==> flow/design.v <==
module ExtendMUX(
	 input[23:0] in,
	 input[1:0] ImmSrc,
	 output reg[31:0] ExtImm
	 );
	integer i;
	always @ (*)
	begin
		case(ImmSrc)
		2'b00:  
		begin
			ExtImm[7:0] = in[7:0];
			for(i=8;i<32;i=i+1)
				ExtImm[i] = in[7];
		end
		2'b01: 
		begin
			ExtImm[11:0] = in[11:0];
			for(i=12;i<32;i=i+1)
				ExtImm[i] = 'b0;
		end
		2'b10:  
		begin
			ExtImm[1:0] = 2'b00;
			ExtImm[25:2] = in[23:0];
			for(i=26;i<32;i=i+1)
				ExtImm[i] = in[23];
		end
		default:
			ExtImm = 'h00000000;
		endcase
	end
endmodule
module RegisterFile(
	input clk,
	input reset,
	input we,
	input RegSrcW,
	input[1:0] RegSrc,
	input[3:0] addr1,
	input[3:0] addr2,
	input[3:0] addr3,
	input[3:0] waddr,
	input[31:0] wdata,
	input[31:0] pcin,
	output reg[31:0] data1,
	output reg[31:0] data2,
	output reg[31:0] data3,
	output[31:0] pcout
	);
	reg[31:0] registers[15:0];
	integer idx;
	assign pcout = registers[15] + 32'd4;
	always @ (negedge clk)
	begin
		if (reset)
		begin
			for(idx=0; idx<=15; idx=idx+1) begin
				registers[idx] <= 'h00000000;
			end
		end
		else
		  begin
			if(we)
					registers[waddr] <= wdata;
		    if (RegSrcW == 1'b1) registers[15] <= pcin;
			else if (waddr != 4'b1111)
			    registers[15] <= pcin;	
		end
	end
	always @ (posedge clk)
	begin
		if (reset)
		begin
			data1 <= 'h00000000;
			data2 <= 'h00000000;
		end
		else
	    begin
			if (addr1 == 15) begin
				data1 <= registers[15] +32'd8;
			end
			else begin
				if(RegSrc[0] != 1'b1)
					data1 <= registers[addr1];
				else
					data1 <= registers[15] + 32'd8;
			end
			if (addr2 == 15) begin
				data2 <= registers[15] + 32'd8;
			end
			else
			begin
					data2 <= registers[addr2];
			end
			if (addr3 == 15) begin
				data3 <= registers[15] + 32'd8;
			end
			else begin
				data3 <= registers[addr3];
			end
		end
	end
endmodule
module armreduced(
	input clk,
	input reset,
	output[31:0] pc,
	input[31:0] inst,
	input nIRQ,
	output[3:0] be,
	output[31:0] memaddr,
	output memwrite,
	output memread,
	output[31:0] writedata,
	input[31:0] readdata
	);
	wire PCSrcD, PCSrcE, PCSrcM, PCSrcW;
	wire RegWriteD, RegWriteE, RegWriteM, RegWriteW;
	wire MemtoRegD, MemtoRegE, MemtoRegM, MemtoRegW;
	wire MemWriteD, MemWriteE, MemWriteM;
	wire [3:0] ALUControlD, ALUControlE;
	wire BranchD, BranchE, BranchTakenE;
	wire ALUSrcD, ALUSrcE;
	wire FlagWriteD, FlagWriteE;
	wire [1:0] ImmSrcD;
	wire [1:0] RegSrcD;
	wire [3:0] condE;
	wire condEx;
	wire [3:0] NZCV, FlagsE;
	wire newPCSrcE, newRegWriteE, newMemWriteE;
	wire [3:0] ALUFlags;
	wire InvalidRegD, InvalidRegE;
	wire StallF, StallD;
	wire FlushD, FlushE;
	wire FlushCtrlD;
	wire [1:0] ForwardAE, ForwardBE;
	wire[31:0] PCPlus4F, PCBranch;
	wire[31:0] NextPC;
	wire [31:0] PCF;
	wire [31:0] ResultW;
	assign be = 4'b1111;
	assign PCBranch = ALUResultE;
	assign NextPC = (BranchTakenE == 1'b1) ? PCBranch : (PCSrcW == 1'b1) ? ResultW : PCPlus4F;
	RegisterWBIF _RegisterWBIF(.clk(clk), .en(~StallF), .PC(NextPC), .PCF(PCF), .reset(reset));
	wire [31:0] instF;
	wire [31:0] instD;
	assign pc = PCF;
	assign PCPlus4F = PCF + 32'd4;
	RegisterIFID _RegisterIFID(.instF(inst), .clk(clk), .clr(FlushD), .en(~StallD), .instD(instD), .reset(reset));
	wire [1:0] OpcodeD;
	wire [3:0] ReadAddr1, ReadAddr2, WriteAddr, WA3D;
	wire [31:0] ReadData1, ReadData2, ReadData3;
	assign OpcodeD = instD[27:26];
	assign ReadAddr1 = instD[19:16];
	assign ReadAddr2 = (RegSrcD[1] == 1'b0) ? instD[3:0] : instD[15:12];
	assign WA3D = instD[15:12];
	ctrlSig _ctrlSig(.op(OpcodeD), .funct(instD[25:20]), .ALUOp(ALUControlD), .ImmSrc(ImmSrcD), .RegSrc(RegSrcD),  
		.PCSrc(PCSrcD), .RegWrite(RegWriteD), .MemWrite(MemWriteD), .MemtoReg(MemtoRegD), 
		.ALUSrc(ALUSrcD), .Svalue(FlagWriteD), .Branch(BranchD), .InvalidReg(InvalidRegD));
	wire newPCSrcD;
	assign newPCSrcD = (instD[15:12] == 4'b1111 && instD[24:21] == 4'b1101) ? 1'b1 : 1'b0;
	wire[31:0] pcoutD, pcoutE, pcoutM, pcoutW;	
	RegisterFile _RegisterFile(.clk(clk), .reset(reset), .we(RegWriteW), .RegSrcW(RegSrcW), .RegSrc(RegSrcD), 
		.addr1(ReadAddr1), .addr2(ReadAddr2), .addr3(WA3D), .waddr(WA3W), .wdata(ResultW), .pcin(PCF), 
		.data1(ReadData1), .data2(ReadData2), .data3(ReadData3), .pcout(pcoutD));
    wire IsReadAddr1_ValidD; 
    wire IsReadAddr2_ValidD;  
    assign IsReadAddr1_ValidD = ((instD[25:21] == 4'b1101 && OpcodeD == 2'b00) || BranchD)?  1'b0 : 1'b1;
    assign IsReadAddr2_ValidD = ( RegSrcD[1] == 1'b0 || (OpcodeD == 2'b01 && instD[20] == 1'b1 ) || (instD[25:21] ==4'b1101 &&
    OpcodeD == 2'b00)) ? 1'b1 : 1'b0;
	wire [31:0] ExtImmD;
	ExtendMUX _ExtendMUX(.in(instD[23:0]), .ImmSrc(ImmSrcD), .ExtImm(ExtImmD));
    wire RegSrcE;
	wire [1:0] OpcodeE;
    wire [3:0] ReadAddr1E, ReadAddr2E;
    wire [31:0] ReadData1E, ReadData2E;
    wire [3:0] WA3E, newWA3E;
    wire [31:0] ExtImmE;
	RegisterIDEXE _RegisterIDEXE(.ReadAddr1D(ReadAddr1), .ReadAddr2D(ReadAddr2), .OpcodeD(OpcodeD),
		.PCSrcD(newPCSrcD), .RegWriteD(RegWriteD), .MemtoRegD(MemtoRegD), .MemWriteD(MemWriteD),
        .ALUControlD(ALUControlD),.BranchD(BranchD),.ALUSrcD(ALUSrcD),.FlagWriteD(FlagWriteD),
		.CondD(instD[31:28]),.FlagsD(NZCV), .RegSrcD(RegSrcD[0]),
		.ReadData1D(ReadData1), .ReadData2D(ReadData2), .WriteAddress3D(WA3D),
		.ExtImmD(ExtImmD), .IsReadAddr1_ValidD(IsReadAddr1_ValidD), .IsReadAddr2_ValidD(IsReadAddr2_ValidD),
		.pcoutD(pcoutD), .clk(clk), .clr(FlushE), .reset(reset), .flushCtrlSig(FlushCtrlD),
        .ReadAddr1E(ReadAddr1E), .ReadAddr2E(ReadAddr2E), .OpcodeE(OpcodeE),
		.PCSrcE(PCSrcE),.RegWriteE(RegWriteE), .MemtoRegE(MemtoRegE),.MemWriteE(MemWriteE),
		.ALUControlE(ALUControlE),.BranchE(BranchE),.ALUSrcE(ALUSrcE), .FlagWriteE(FlagWriteE),
		.condE(condE),.FlagsE(FlagsE), .RegSrcE(RegSrcE),
		.ReadData1E(ReadData1E),.ReadData2E(ReadData2E),.WriteAddress3E(WA3E),
		.ExtImmE(ExtImmE), .IsReadAddr1_ValidE(IsReadAddr1_ValidE), .IsReadAddr2_ValidE(IsReadAddr2_ValidE), .pcoutE(pcoutE)
    );
	wire [31:0] WriteDataE, ALUResultE;
    wire [31:0] SrcAE,SrcBE; 
    wire IsReadAddr1_ValidE, IsReadAddr2_ValidE;
    assign  newWA3E = (BranchTakenE) ? 4'd14 : WA3E;
    assign SrcAE = (ForwardAE == 2'b00) ? ReadData1E : (ForwardAE == 2'b01) ? ResultW : ALUOutM;
    assign WriteDataE = (ForwardBE == 2'b00) ? ReadData2E :(ForwardBE == 2'b01) ? ResultW : ALUOutM;
    assign SrcBE = (ALUSrcE == 1'b0) ? WriteDataE : ExtImmE;
    ALU32bit _ALU32bit (.SrcA(SrcAE), .SrcB(SrcBE), .ALUOp(ALUControlE), .ALUResult(ALUResultE), .ALUFlags(ALUFlags));
	conditionUnit _conditionUnit(.FlagWriteE(FlagWriteE), .condE(condE), .FlagsE(FlagsE), .ALUFlags(ALUFlags), 
		.NZCV(NZCV), .condEx(condEx));
	assign BranchTakenE = BranchE & condEx;
    assign newPCSrcE = PCSrcE & condEx;
    assign newRegWriteE = RegWriteE & condEx;
    assign newMemWriteE = MemWriteE & condEx;
	wire [3:0] WA3M;
    wire [31:0] WriteDataM;
    wire [31:0] ALUOutM;
    wire RegSrcM;
    wire BranchTakenM, BranchTakenW;
    RegisterEXEMEM _RegisterEXEMEM(
		.PCSrcE(newPCSrcE),.RegWriteE(newRegWriteE),.MemtoRegE(MemtoRegE),.MemWriteE(newMemWriteE),
        .clk(clk), .reset(reset),
		.ALUResultE(ALUResultE),.WriteDataE(WriteDataE),.WA3E(newWA3E), .RegSrcE(RegSrcE), .pcoutE(pcoutE), .BranchTakenE(BranchTakenE), 
        .PCSrcM(PCSrcM), .RegWriteM(RegWriteM), .MemtoRegM(MemtoRegM), .MemWriteM(MemWriteM), 
        .WriteDataM(WriteDataM),.ALUOutM(ALUOutM), .WA3M(WA3M), .RegSrcM(RegSrcM), .pcoutM(pcoutM), .BranchTakenM(BranchTakenM));
	assign memaddr = ALUOutM;
    assign memread = 1'b1;  
    assign memwrite = MemWriteM;
    assign writedata = WriteDataM;
	wire [31:0] ReadDataW, ALUOutW;
	wire [3:0] WA3W;
	wire RegSrcW;
	RegisterMEMWB _RegisterMEMWB(
		.clk(clk),
		.reset(reset),
		.PCSrcM(PCSrcM),
		.RegWriteM(RegWriteM),
		.MemtoRegM(MemtoRegM),
		.ALUOutM(ALUOutM),
		.ReadDataM(readdata),
		.WA3M(WA3M),
		.RegSrcM(RegSrcM),
		.pcoutM(pcoutM),
		.BranchTakenM(BranchTakenM),
		.PCSrcW(PCSrcW),
		.RegWriteW(RegWriteW),
		.MemtoRegW(MemtoRegW),
		.ReadDataW(ReadDataW),
		.ALUOutW(ALUOutW),
		.WA3W(WA3W),
		.RegSrcW(RegSrcW),
		.pcoutW(pcoutW),
		.BranchTakenW(BranchTakenW));
	assign ResultW = (BranchTakenW) ? pcoutW : (MemtoRegW == 1'b1) ? ReadDataW : ALUOutW;
	StallforControlHazard _StallforControlHazard(.newPCSrcE(newPCSrcE), .PCSrcM(PCSrcM), .PCSrcW(PCSrcW), 
	 .BranchTakenE(BranchTakenE), .FlushD(FlushD), .FlushE(FlushE));
    StallforDataHazard _StallforDataHazard(
		.ReadRegister1(ReadAddr1), .ReadRegister2(ReadAddr2),.WriteRegisterE(WA3E),
		.OpcodeE(OpcodeE), .RegWriteE(RegWriteE), .BranchTakenE(BranchTakenE),
		.StallF(StallF),.StallD(StallD),.FlushCtrlD(FlushCtrlD), .IsReadAddr1_ValidE(IsReadAddr1_ValidE),
		.WriteRegisterW(WA3W), .RegWriteW(RegWriteW));
	ForwardforDataHazard _ForwardforDataHazard(
    	.ReadAddr1E(ReadAddr1E), .ReadAddr2E(ReadAddr2E),
		.WriteAddrM(WA3M),.regWriteM(RegWriteM),
    	.WriteAddrW(WA3W), .regWriteW(RegWriteW), 
		.ForwardAE(ForwardAE), .ForwardBE(ForwardBE),
		.IsReadAddr1_ValidE(IsReadAddr1_ValidE), 
        .IsReadAddr2_ValidE(IsReadAddr2_ValidE) 
		);
endmodule
module RegisterIFID(
    input [31:0] instF,
    input clk,
    input clr,
    input en,
    input reset,
    output reg [31:0] instD
);
    always @(negedge clk) begin
        if (clr)
            instD <= 32'd0;
        else if (reset)
            instD <= 32'd0;
        else if (en)
            instD <= instF;
        else 
            instD <= instD;
    end
endmodule
module RegisterIDEXE(
    input [3:0]ReadAddr1D,
    input [3:0]ReadAddr2D,
    input [1:0]OpcodeD,
    input PCSrcD,
    input RegWriteD,
    input MemtoRegD,
    input MemWriteD,
    input [3:0] ALUControlD,
    input BranchD,
    input ALUSrcD,
    input FlagWriteD,
    input [3:0] CondD,
    input [3:0] FlagsD,
    input RegSrcD,
    input [31:0] ReadData1D,
    input [31:0] ReadData2D,
    input [3:0] WriteAddress3D,
    input [31:0] ExtImmD,
    input flushCtrlSig,
    input InvalidRegD,
    input IsReadAddr1_ValidD,
    input IsReadAddr2_ValidD,
    input [31:0]pcoutD,
    input clk,
    input clr,
    input reset,
    output reg [3:0] ReadAddr1E,
    output reg [3:0] ReadAddr2E,
    output reg [1:0] OpcodeE,
    output reg PCSrcE,
    output reg RegWriteE,
    output reg MemtoRegE,
    output reg MemWriteE,
    output reg [3:0] ALUControlE,
    output reg BranchE,
    output reg ALUSrcE,
    output reg FlagWriteE,
    output reg [3:0] condE,
    output reg [3:0] FlagsE,
    output reg RegSrcE,
    output reg [31:0] ReadData1E,
    output reg [31:0] ReadData2E,
    output reg [3:0] WriteAddress3E,
    output reg [31:0] ExtImmE,
    output reg InvalidRegE,
    output reg IsReadAddr1_ValidE,
    output reg IsReadAddr2_ValidE,
    output reg [31:0] pcoutE
);
    always @(negedge clk) begin
        if (clr) begin
            ReadAddr1E <= 4'b0;
            ReadAddr2E <= 4'b0;
            OpcodeE <= 2'b0;
            PCSrcE <= 1'b0;
            RegWriteE <= 1'b0;
            MemtoRegE <= 1'b0;
            MemWriteE <= 1'b0;
            ALUControlE <= 4'b0000;
            BranchE <= 1'b0;
            ALUSrcE <= 1'b0;
            FlagWriteE <= 1'b0;
            condE <= 4'b0;
            RegSrcE <= 1'b0;
            ReadData1E <= 32'b0;
            ReadData2E <= 32'b0;
            WriteAddress3E <= 4'b0;
            ExtImmE <= 32'b0;
            InvalidRegE <= 1'b0;
            IsReadAddr1_ValidE <= 1'b0; 
            IsReadAddr2_ValidE <= 1'b0;
            pcoutE <= 32'b0;
            FlagsE <= 4'b0000;
        end
        else if (reset) begin
            ReadAddr1E <= 4'b0;
            ReadAddr2E <= 4'b0;
            OpcodeE <= 2'b0;
            PCSrcE <= 1'b0;
            RegWriteE <= 1'b0;
            MemtoRegE <= 1'b0;
            MemWriteE <= 1'b0;
            ALUControlE <= 4'b0000;
            BranchE <= 1'b0;
            ALUSrcE <= 1'b0;
            FlagWriteE <= 1'b0;
            condE <= 4'b0;
            RegSrcE <= 1'b0;
            FlagsE <= 4'b0;
            ReadData1E <= 32'b0;
            ReadData2E <= 32'b0;
            WriteAddress3E <= 4'b0;
            ExtImmE <= 32'b0;
            InvalidRegE <= 1'b0;
            IsReadAddr1_ValidE <= 1'b0; 
            IsReadAddr2_ValidE <= 1'b0;
            pcoutE <= 32'b0;
            FlagsE <= 4'b0000;
		end
        else begin
            if (flushCtrlSig == 1'b1) begin
                PCSrcE <= 1'b0;
                RegWriteE <= 1'b0;
                MemtoRegE <= 1'b0;
                MemWriteE <= 1'b0;
                ALUControlE <= 4'b0000;
                BranchE <= 1'b0;
                ALUSrcE <= 1'b0;
                FlagWriteE <= 1'b0;
                condE <= 4'b0;     
                RegSrcE <= 1'b0;
                InvalidRegE <= 1'b0;   
                IsReadAddr1_ValidE <= 1'b0; 
                IsReadAddr2_ValidE <= 1'b0;
            end
            else begin
                PCSrcE <= PCSrcD;
                RegWriteE <= RegWriteD;
                MemtoRegE <= MemtoRegD;
                MemWriteE <= MemWriteD;
                ALUControlE <= ALUControlD;
                BranchE <= BranchD;
                ALUSrcE <= ALUSrcD;
                FlagWriteE <= FlagWriteD;
                condE <= CondD;
                RegSrcE <= RegSrcD;
                InvalidRegE <= InvalidRegD;
                IsReadAddr1_ValidE <= IsReadAddr1_ValidD; 
                IsReadAddr2_ValidE <= IsReadAddr2_ValidD; 
            end
            ReadAddr1E <= ReadAddr1D;
            ReadAddr2E <= ReadAddr2D;
            OpcodeE <= OpcodeD;
            ReadData1E <= ReadData1D;
            ReadData2E <= ReadData2D;
            WriteAddress3E <= WriteAddress3D;
            ExtImmE <= ExtImmD;
            pcoutE <= pcoutD;
            FlagsE <= FlagsD;
        end
    end
endmodule
module RegisterEXEMEM(
   input PCSrcE,
   input RegWriteE,
   input MemtoRegE,
   input MemWriteE,
   input clk,
   input reset,
   input [31:0] ALUResultE,
   input [31:0] WriteDataE,
   input [3:0] WA3E,
   input RegSrcE,
   input [31:0]pcoutE,
   input BranchTakenE,
   output reg PCSrcM,
   output reg RegWriteM,
   output reg MemtoRegM,
   output reg MemWriteM,
   output reg [3:0] WA3M,
   output reg [31:0] WriteDataM,
   output reg [31:0] ALUOutM,
   output reg RegSrcM,
   output reg [31:0]pcoutM,
   output reg BranchTakenM
   );
   always @ (negedge clk) begin
      if (reset) begin
            PCSrcM <= 1'b0;
            RegWriteM <= 1'b0;
            MemtoRegM <= 1'b0;
            MemWriteM <= 1'b0;
            WA3M <= 4'b0;
            ALUOutM <= 32'b0;
            WriteDataM <= 32'b0;
            RegSrcM <= 1'b0;
            pcoutM <= 32'b0;
            BranchTakenM <= 1'b0;
      end
      else
            PCSrcM <= PCSrcE;
            RegWriteM <= RegWriteE;
            MemtoRegM <= MemtoRegE;
            MemWriteM <= MemWriteE;
            WA3M <= WA3E;
            ALUOutM <= ALUResultE;
            WriteDataM <= WriteDataE;
            RegSrcM <= RegSrcE;
            pcoutM <= pcoutE;
            BranchTakenM <= BranchTakenE;
      end
endmodule
module RegisterMEMWB(
   input clk,
   input reset,
   input PCSrcM,
   input RegWriteM,
   input MemtoRegM,
   input [31:0] ALUOutM,
   input [31:0] ReadDataM,
   input [3:0] WA3M,
   input RegSrcM,
   input [31:0]pcoutM,
   input BranchTakenM,
   output reg PCSrcW,
   output reg RegWriteW,
   output reg MemtoRegW,
   output reg [31:0]ReadDataW,
   output reg [31:0] ALUOutW,
   output reg [3:0] WA3W,
   output reg RegSrcW,
   output reg [31:0]pcoutW,
   output reg BranchTakenW
);
 always @ (negedge clk) begin
      if (reset) begin
            PCSrcW <= 1'b0;
            RegWriteW <= 1'b0;
            MemtoRegW <= 1'b0;
            ReadDataW <= 32'b0;
            ALUOutW <= 32'b0;
            WA3W <= 4'b0;
            RegSrcW <= 1'b0;
            pcoutW <= 32'b0;
            BranchTakenW <= 1'b0;
      end
      else
           PCSrcW <= PCSrcM;
           RegWriteW <= RegWriteM;
           MemtoRegW <= MemtoRegM;
           ReadDataW <= ReadDataM;
           ALUOutW <= ALUOutM;
           WA3W <= WA3M;
           RegSrcW <= RegSrcM;
           pcoutW <= pcoutM;
           BranchTakenW <= BranchTakenM;
      end
endmodule
module RegisterWBIF(
    input clk,
    input en,
    input [31:0] PC,
    input reset,
    output reg [31:0] PCF
);
    always @(negedge clk) begin
		if (reset)
			PCF <= 'h00000000;
        else if (en)
            PCF <= PC;
        else
            PCF <= PCF;
    end
endmodule
module StallforControlHazard(
    input newPCSrcE,
    input PCSrcM,
    input PCSrcW,
    input BranchTakenE,
    output reg FlushD,
    output reg FlushE
);
  always @(*) begin
    if (BranchTakenE == 1'b1) begin
       FlushD = 1'b1;
       FlushE = 1'b1;
    end
    else if (newPCSrcE == 1'b1 || PCSrcM == 1'b1 || PCSrcW == 1'b1) begin
       FlushD = 1'b1;
       FlushE = 1'b1;
    end
    else begin
       FlushD = 1'b0;
       FlushE = 1'b0;
    end
  end
endmodule
module StallforDataHazard(
    input [3:0] ReadRegister1,
    input [3:0] ReadRegister2,
    input [3:0] WriteRegisterE,
    input [3:0] WriteRegisterW,
    input [1:0] OpcodeE,
    input RegWriteE,
    input RegWriteW,
    input BranchTakenE,
    input IsReadAddr1_ValidE,
    output reg StallF,
    output reg StallD,
    output reg FlushCtrlD
);
    always @(*) begin
        if (RegWriteE == 1'b1 && OpcodeE == 2'b01 && (WriteRegisterE == ReadRegister1 || WriteRegisterE == ReadRegister2
    )) begin  
                StallF = 1;  
                StallD = 1;
                FlushCtrlD = 1;
          end
        else if (BranchTakenE == 1'b0 && RegWriteW == 1'b1 && (WriteRegisterW == ReadRegister1 || WriteRegisterW == ReadRegister2))
           begin StallF = 1; StallD = 1; FlushCtrlD = 1;
           end
        else begin
            StallF = 0;
            StallD = 0;
            FlushCtrlD = 0;
        end
    end
endmodule
module ForwardforDataHazard(
    input [3:0] ReadAddr1E,
    input [3:0] ReadAddr2E,
    input InvalidRegE,  
    input [3:0] WriteAddrM,
    input regWriteM,
    input [3:0] WriteAddrW,
    input regWriteW,
    input IsReadAddr1_ValidE, 
    input IsReadAddr2_ValidE, 
    output reg [1:0] ForwardAE,
    output reg [1:0] ForwardBE
);
    wire match1EM;
    wire match1EW;
    wire match2EM;
    wire match2EW;
    assign match1EM = (ReadAddr1E == WriteAddrM) ? 1'b1 : 1'b0;
    assign match1EW = (ReadAddr1E == WriteAddrW) ? 1'b1 : 1'b0;
    assign match2EM = (ReadAddr2E == WriteAddrM) ? 1'b1 : 1'b0;
    assign match2EW = (ReadAddr2E == WriteAddrW) ? 1'b1 : 1'b0;
    always @(*) begin
        begin
            if (match1EM && regWriteM)
                ForwardAE = 2'b10;
            else if (match1EW && regWriteW)
                ForwardAE = 2'b01;
            else
                ForwardAE = 2'b00;
        end
        begin
            if (match2EM && regWriteM)
                ForwardBE = 2'b10;
            else if (match2EW && regWriteW)
                ForwardBE = 2'b01;
            else
                ForwardBE = 2'b00;
        end
    end
endmodule
module ctrlSig(
	input [1:0] op,
	input [5:0] funct,
	output reg [3:0] ALUOp,
	output reg [1:0] ImmSrc,
	output reg [1:0] RegSrc,
	output reg PCSrc,
	output reg RegWrite,
	output reg MemWrite,
	output reg MemtoReg,
	output reg ALUSrc,
	output reg Svalue,
	output reg Branch,
	output reg InvalidReg
	);
	wire [3:0] cmd = funct[4:1];
	wire cmpOnly = (cmd[3:2] == 2'b10);
	always @ (*)
	begin
		ALUOp = 4'b0100;
		ImmSrc = 2'b00;
		RegSrc = 2'b00;
		PCSrc = 1'b0;
		RegWrite = 1'b0;
		MemWrite = 1'b0;
		MemtoReg = 1'b0;
		ALUSrc = 1'b0;
		Svalue = 1'b0;
		Branch = 1'b0;
		InvalidReg = 1'b0;
		case(op)
		2'b00:  
		begin
			ALUOp = cmd;
			ImmSrc = 2'b00;
			ALUSrc = funct[5];
			RegWrite = ~cmpOnly;
			Svalue = funct[0] | cmpOnly;
		end
		2'b01:  
		begin
			ALUOp = funct[3] ? 4'b0100 : 4'b0010;
			ImmSrc = 2'b01;
			ALUSrc = 1'b1;
			RegWrite = funct[0];
			MemtoReg = funct[0];
			MemWrite = ~funct[0];
			RegSrc = {~funct[0], 1'b0};
		end
		2'b10:  
		begin
			ALUOp = 4'b0100;
			ImmSrc = 2'b10;
			ALUSrc = 1'b1;
			RegSrc = 2'b01;
			Branch = 1'b1;
			RegWrite = funct[4];
		end
		default: ;
		endcase
	end
endmodule
module ALU32bit(
	input [31:0] SrcA,
	input [31:0] SrcB,
	input [3:0] ALUOp,
	output reg [31:0] ALUResult,
	output [3:0] ALUFlags
	);
	reg [32:0] sum;
	reg arith;
	reg [31:0] opA, opB;
	always @ (*)
	begin
		arith = 1'b0;
		opA = SrcA;
		opB = SrcB;
		sum = 33'd0;
		case(ALUOp)
		4'b0000, 4'b1000: ALUResult = SrcA & SrcB;        
		4'b0001, 4'b1001: ALUResult = SrcA ^ SrcB;        
		4'b0010, 4'b0110, 4'b1010:                        
		begin
			arith = 1'b1;
			opB = ~SrcB;
			sum = {1'b0, SrcA} + {1'b0, ~SrcB} + 33'd1;
			ALUResult = sum[31:0];
		end
		4'b0011, 4'b0111:                                 
		begin
			arith = 1'b1;
			opA = SrcB;
			opB = ~SrcA;
			sum = {1'b0, SrcB} + {1'b0, ~SrcA} + 33'd1;
			ALUResult = sum[31:0];
		end
		4'b0100, 4'b0101, 4'b1011:                        
		begin
			arith = 1'b1;
			sum = {1'b0, SrcA} + {1'b0, SrcB};
			ALUResult = sum[31:0];
		end
		4'b1100: ALUResult = SrcA | SrcB;                 
		4'b1101: ALUResult = SrcB;                        
		4'b1110: ALUResult = SrcA & ~SrcB;                
		default: ALUResult = ~SrcB;                       
		endcase
	end
	assign ALUFlags[3] = ALUResult[31];
	assign ALUFlags[2] = (ALUResult == 32'd0);
	assign ALUFlags[1] = arith & sum[32];
	assign ALUFlags[0] = arith & (opA[31] == opB[31]) & (ALUResult[31] != opA[31]);
endmodule
module conditionUnit(
	input FlagWriteE,
	input [3:0] condE,
	input [3:0] FlagsE,
	input [3:0] ALUFlags,
	output [3:0] NZCV,
	output reg condEx
	);
	wire N = FlagsE[3];
	wire Z = FlagsE[2];
	wire C = FlagsE[1];
	wire V = FlagsE[0];
	always @ (*)
	begin
		case(condE)
		4'b0000: condEx = Z;                  
		4'b0001: condEx = ~Z;                 
		4'b0010: condEx = C;                  
		4'b0011: condEx = ~C;                 
		4'b0100: condEx = N;                  
		4'b0101: condEx = ~N;                 
		4'b0110: condEx = V;                  
		4'b0111: condEx = ~V;                 
		4'b1000: condEx = C & ~Z;             
		4'b1001: condEx = ~C | Z;             
		4'b1010: condEx = (N == V);           
		4'b1011: condEx = (N != V);           
		4'b1100: condEx = ~Z & (N == V);      
		4'b1101: condEx = Z | (N != V);       
		default: condEx = 1'b1;               
		endcase
	end
	assign NZCV = (FlagWriteE & condEx) ? ALUFlags : FlagsE;
endmodule
# == Step by step through the tools: armreduced ==
# The steps from the RTL of armreduced to its reports follow in flow order.
# Line numbers count from 1 in the design file above.
# Operators carry their Yosys type and port widths (W data, S select, Z words).
# Cell names lack the library's common part.
# The mark - stands for no value.
# inputs
top,armreduced
clk_port,clk
library,sky130hd
lib_corner,tt_025C_1v80

# == Word level ==
# Source: Yosys, flattened and elaborated, memories not mapped. Widths are those after wreduce. Print and check cells do not count. Equal cells are merged and count once.
# Memory sizes are those after Yosys's memory passes, which may raise the word count (mostly to a power of two), join words into wider ones and drop unused or constant bits.
# word_totals
register_bits,495
ram_bits,512
mem_count,1
inputBits,67
output_inout_bits,102
elab_cells,252
# memory_table
name,words,word_bits,line_no,rtl
_RegisterFile.registers,16,32,51,reg[31:0] registers[15:0];
# classes
add_sub_neg,8
equal,53
muxes,79
n_logic,34
reduce_logical,34
# op_table
operator,n
$mux W32,22
$pmux W32 S8,1
$add A32 B32 Y33,3
$pmux W33 S3,1
$eq A4 B4 Y1 const B,18
$add A33 B1 Y33 const B,2
$add A32 B3 Y32 const B,2
$and A32 B32 Y32,2
$not A32 Y32,2
$pmux W32 S2,1
$or A32 B32 Y32,1
$xor A32 B32 Y32,1
$add A32 B4 Y32 const B,1
$logic_not A32 Y1,1
$eq A4 B3 Y1 const B,8
$eq A4 B4 Y1,8
$pmux W1 S2,16
$mux W1,21
$mux W4,5
$eq A4 B2 Y1 const B,4
$reduce_or A2 Y1,7
$pmux W1 S14,1
$and A1 B1 Y1,12
$reduce_or A3 Y1,4
$pmux W6 S2,1
$pmux W1 S3,4
$not A1 Y1,11
$eq A2 B1 Y1 const B,5
# Other operator kinds: 16; their cells: 43.

# == Depth ==
# Yosys ltp: most cells in a row. Word level: on the elaborated netlist, between registers, memories and ports. Mapped: between sequential cells and ports; inverters and the memories' decode and read muxes count.
# depth
depth_word,15
abc_area,0
depth_mapped,25
ltp_nobuf,22

# == Netlist ==
# The flow's flattened synthesis, as Yosys stat reports it; memories are mapped. The netlist is that of the ABC_AREA named above (0 if unset); the other value can give another one.
# types
type,n,type_area_um2
edfxtp_1,512,1.54E+04
dfxtp_1,498,9.97E+03
mux4_2,174,3.92E+03
nand2_1,793,2.98E+03
nor2_1,794,2.98E+03
ha_1,145,1814.24
clkbuf_1,342,1.28E+03
a21oi_1,247,1.24E+03
o21ai_0,220,1.1E+03
nand3_1,208,1.04E+03
a211oi_1,115,863.328
xnor2_1,91,797.014
mux2i_1,70,700.672
a311oi_1,70,613.088
and2_1,91,569.296
nor3_1,100,500.48
inv_1,129,484.214
and3_1,74,462.944
# Not listed: further types 94, cells in them 829.
# mapped
cell_count,5502
mapped_area_um2,53057.1
seqArea_um2,25344.3
flip_flops,1010
buf_cells,443
# The figures by module come from a second, unflattened synthesis with its own total; it is not the netlist above.
# hier_totals
cells_unflattened,5290
hier_area_um2,60155.2
# Each row is one instance without its submodules.
# by_module
module,n_inst,cells,mod_area_um2,mod_seq_area_um2
RegisterFile,1,2387,35018.6,17616.9
ALU32bit,1,1312,8529.4,0.0
RegisterIDEXE,1,369,4857.2,3303.2
armreduced,1,619,3877.5,0.0
RegisterEXEMEM,1,108,2139.6,2122.0
RegisterMEMWB,1,107,2119.5,2102.0
RegisterWBIF,1,104,1167.4,640.6
RegisterIFID,1,106,1159.9,640.6
ExtendMUX,1,60,360.3,0.0
conditionUnit,1,28,269.0,0.0
ctrlSig,1,31,222.7,0.0
ForwardforDataHazard,1,32,215.2,0.0
StallforDataHazard,1,25,203.9,0.0
StallforControlHazard,1,2,15.0,0.0

# Flow measurements of armreduced on sky130hd: 3 stored runs with different settings, listed in no order. Input and output delays are each 20% of the period that was set; the output load is 0.01 pF.
# "final_power_uw" rests on the timing tool's default activity at the inputs, not on a simulated workload.
# Settings: - = not set for that run.
run name,CELL_PAD_IN_SITES_GLOBAL_PLACEMENT,CORE_MARGIN,CORE_UTILIZATION,CTS_CLUSTER_SIZE,MAX_ROUTING_LAYER,MIN_ROUTING_LAYER,PLACE_DENSITY_LB_ADDON,SETUP_SLACK_MARGIN,SLEW_MARGIN,period_ns,CAP_MARGIN,design.die.area_um2,final_util_pct,synthArea_um2,final_power_uw,worst_setup_slack_ns,setupTns_ns
run 1,1,6,18,32,met4,met1,0.26,0.2,5,10.6,20,307936.0,23.2,53057.1,13652,0.912,0.000
run 2,-,2,40,-,-,-,-,1.21,20,16.9,20,135571.0,48.2,53057.1,8034,2.953,0.000
run 3,-,2,40,-,-,-,-,-,20,16.9,20,135571.0,48.2,53057.1,8034,2.953,0.000
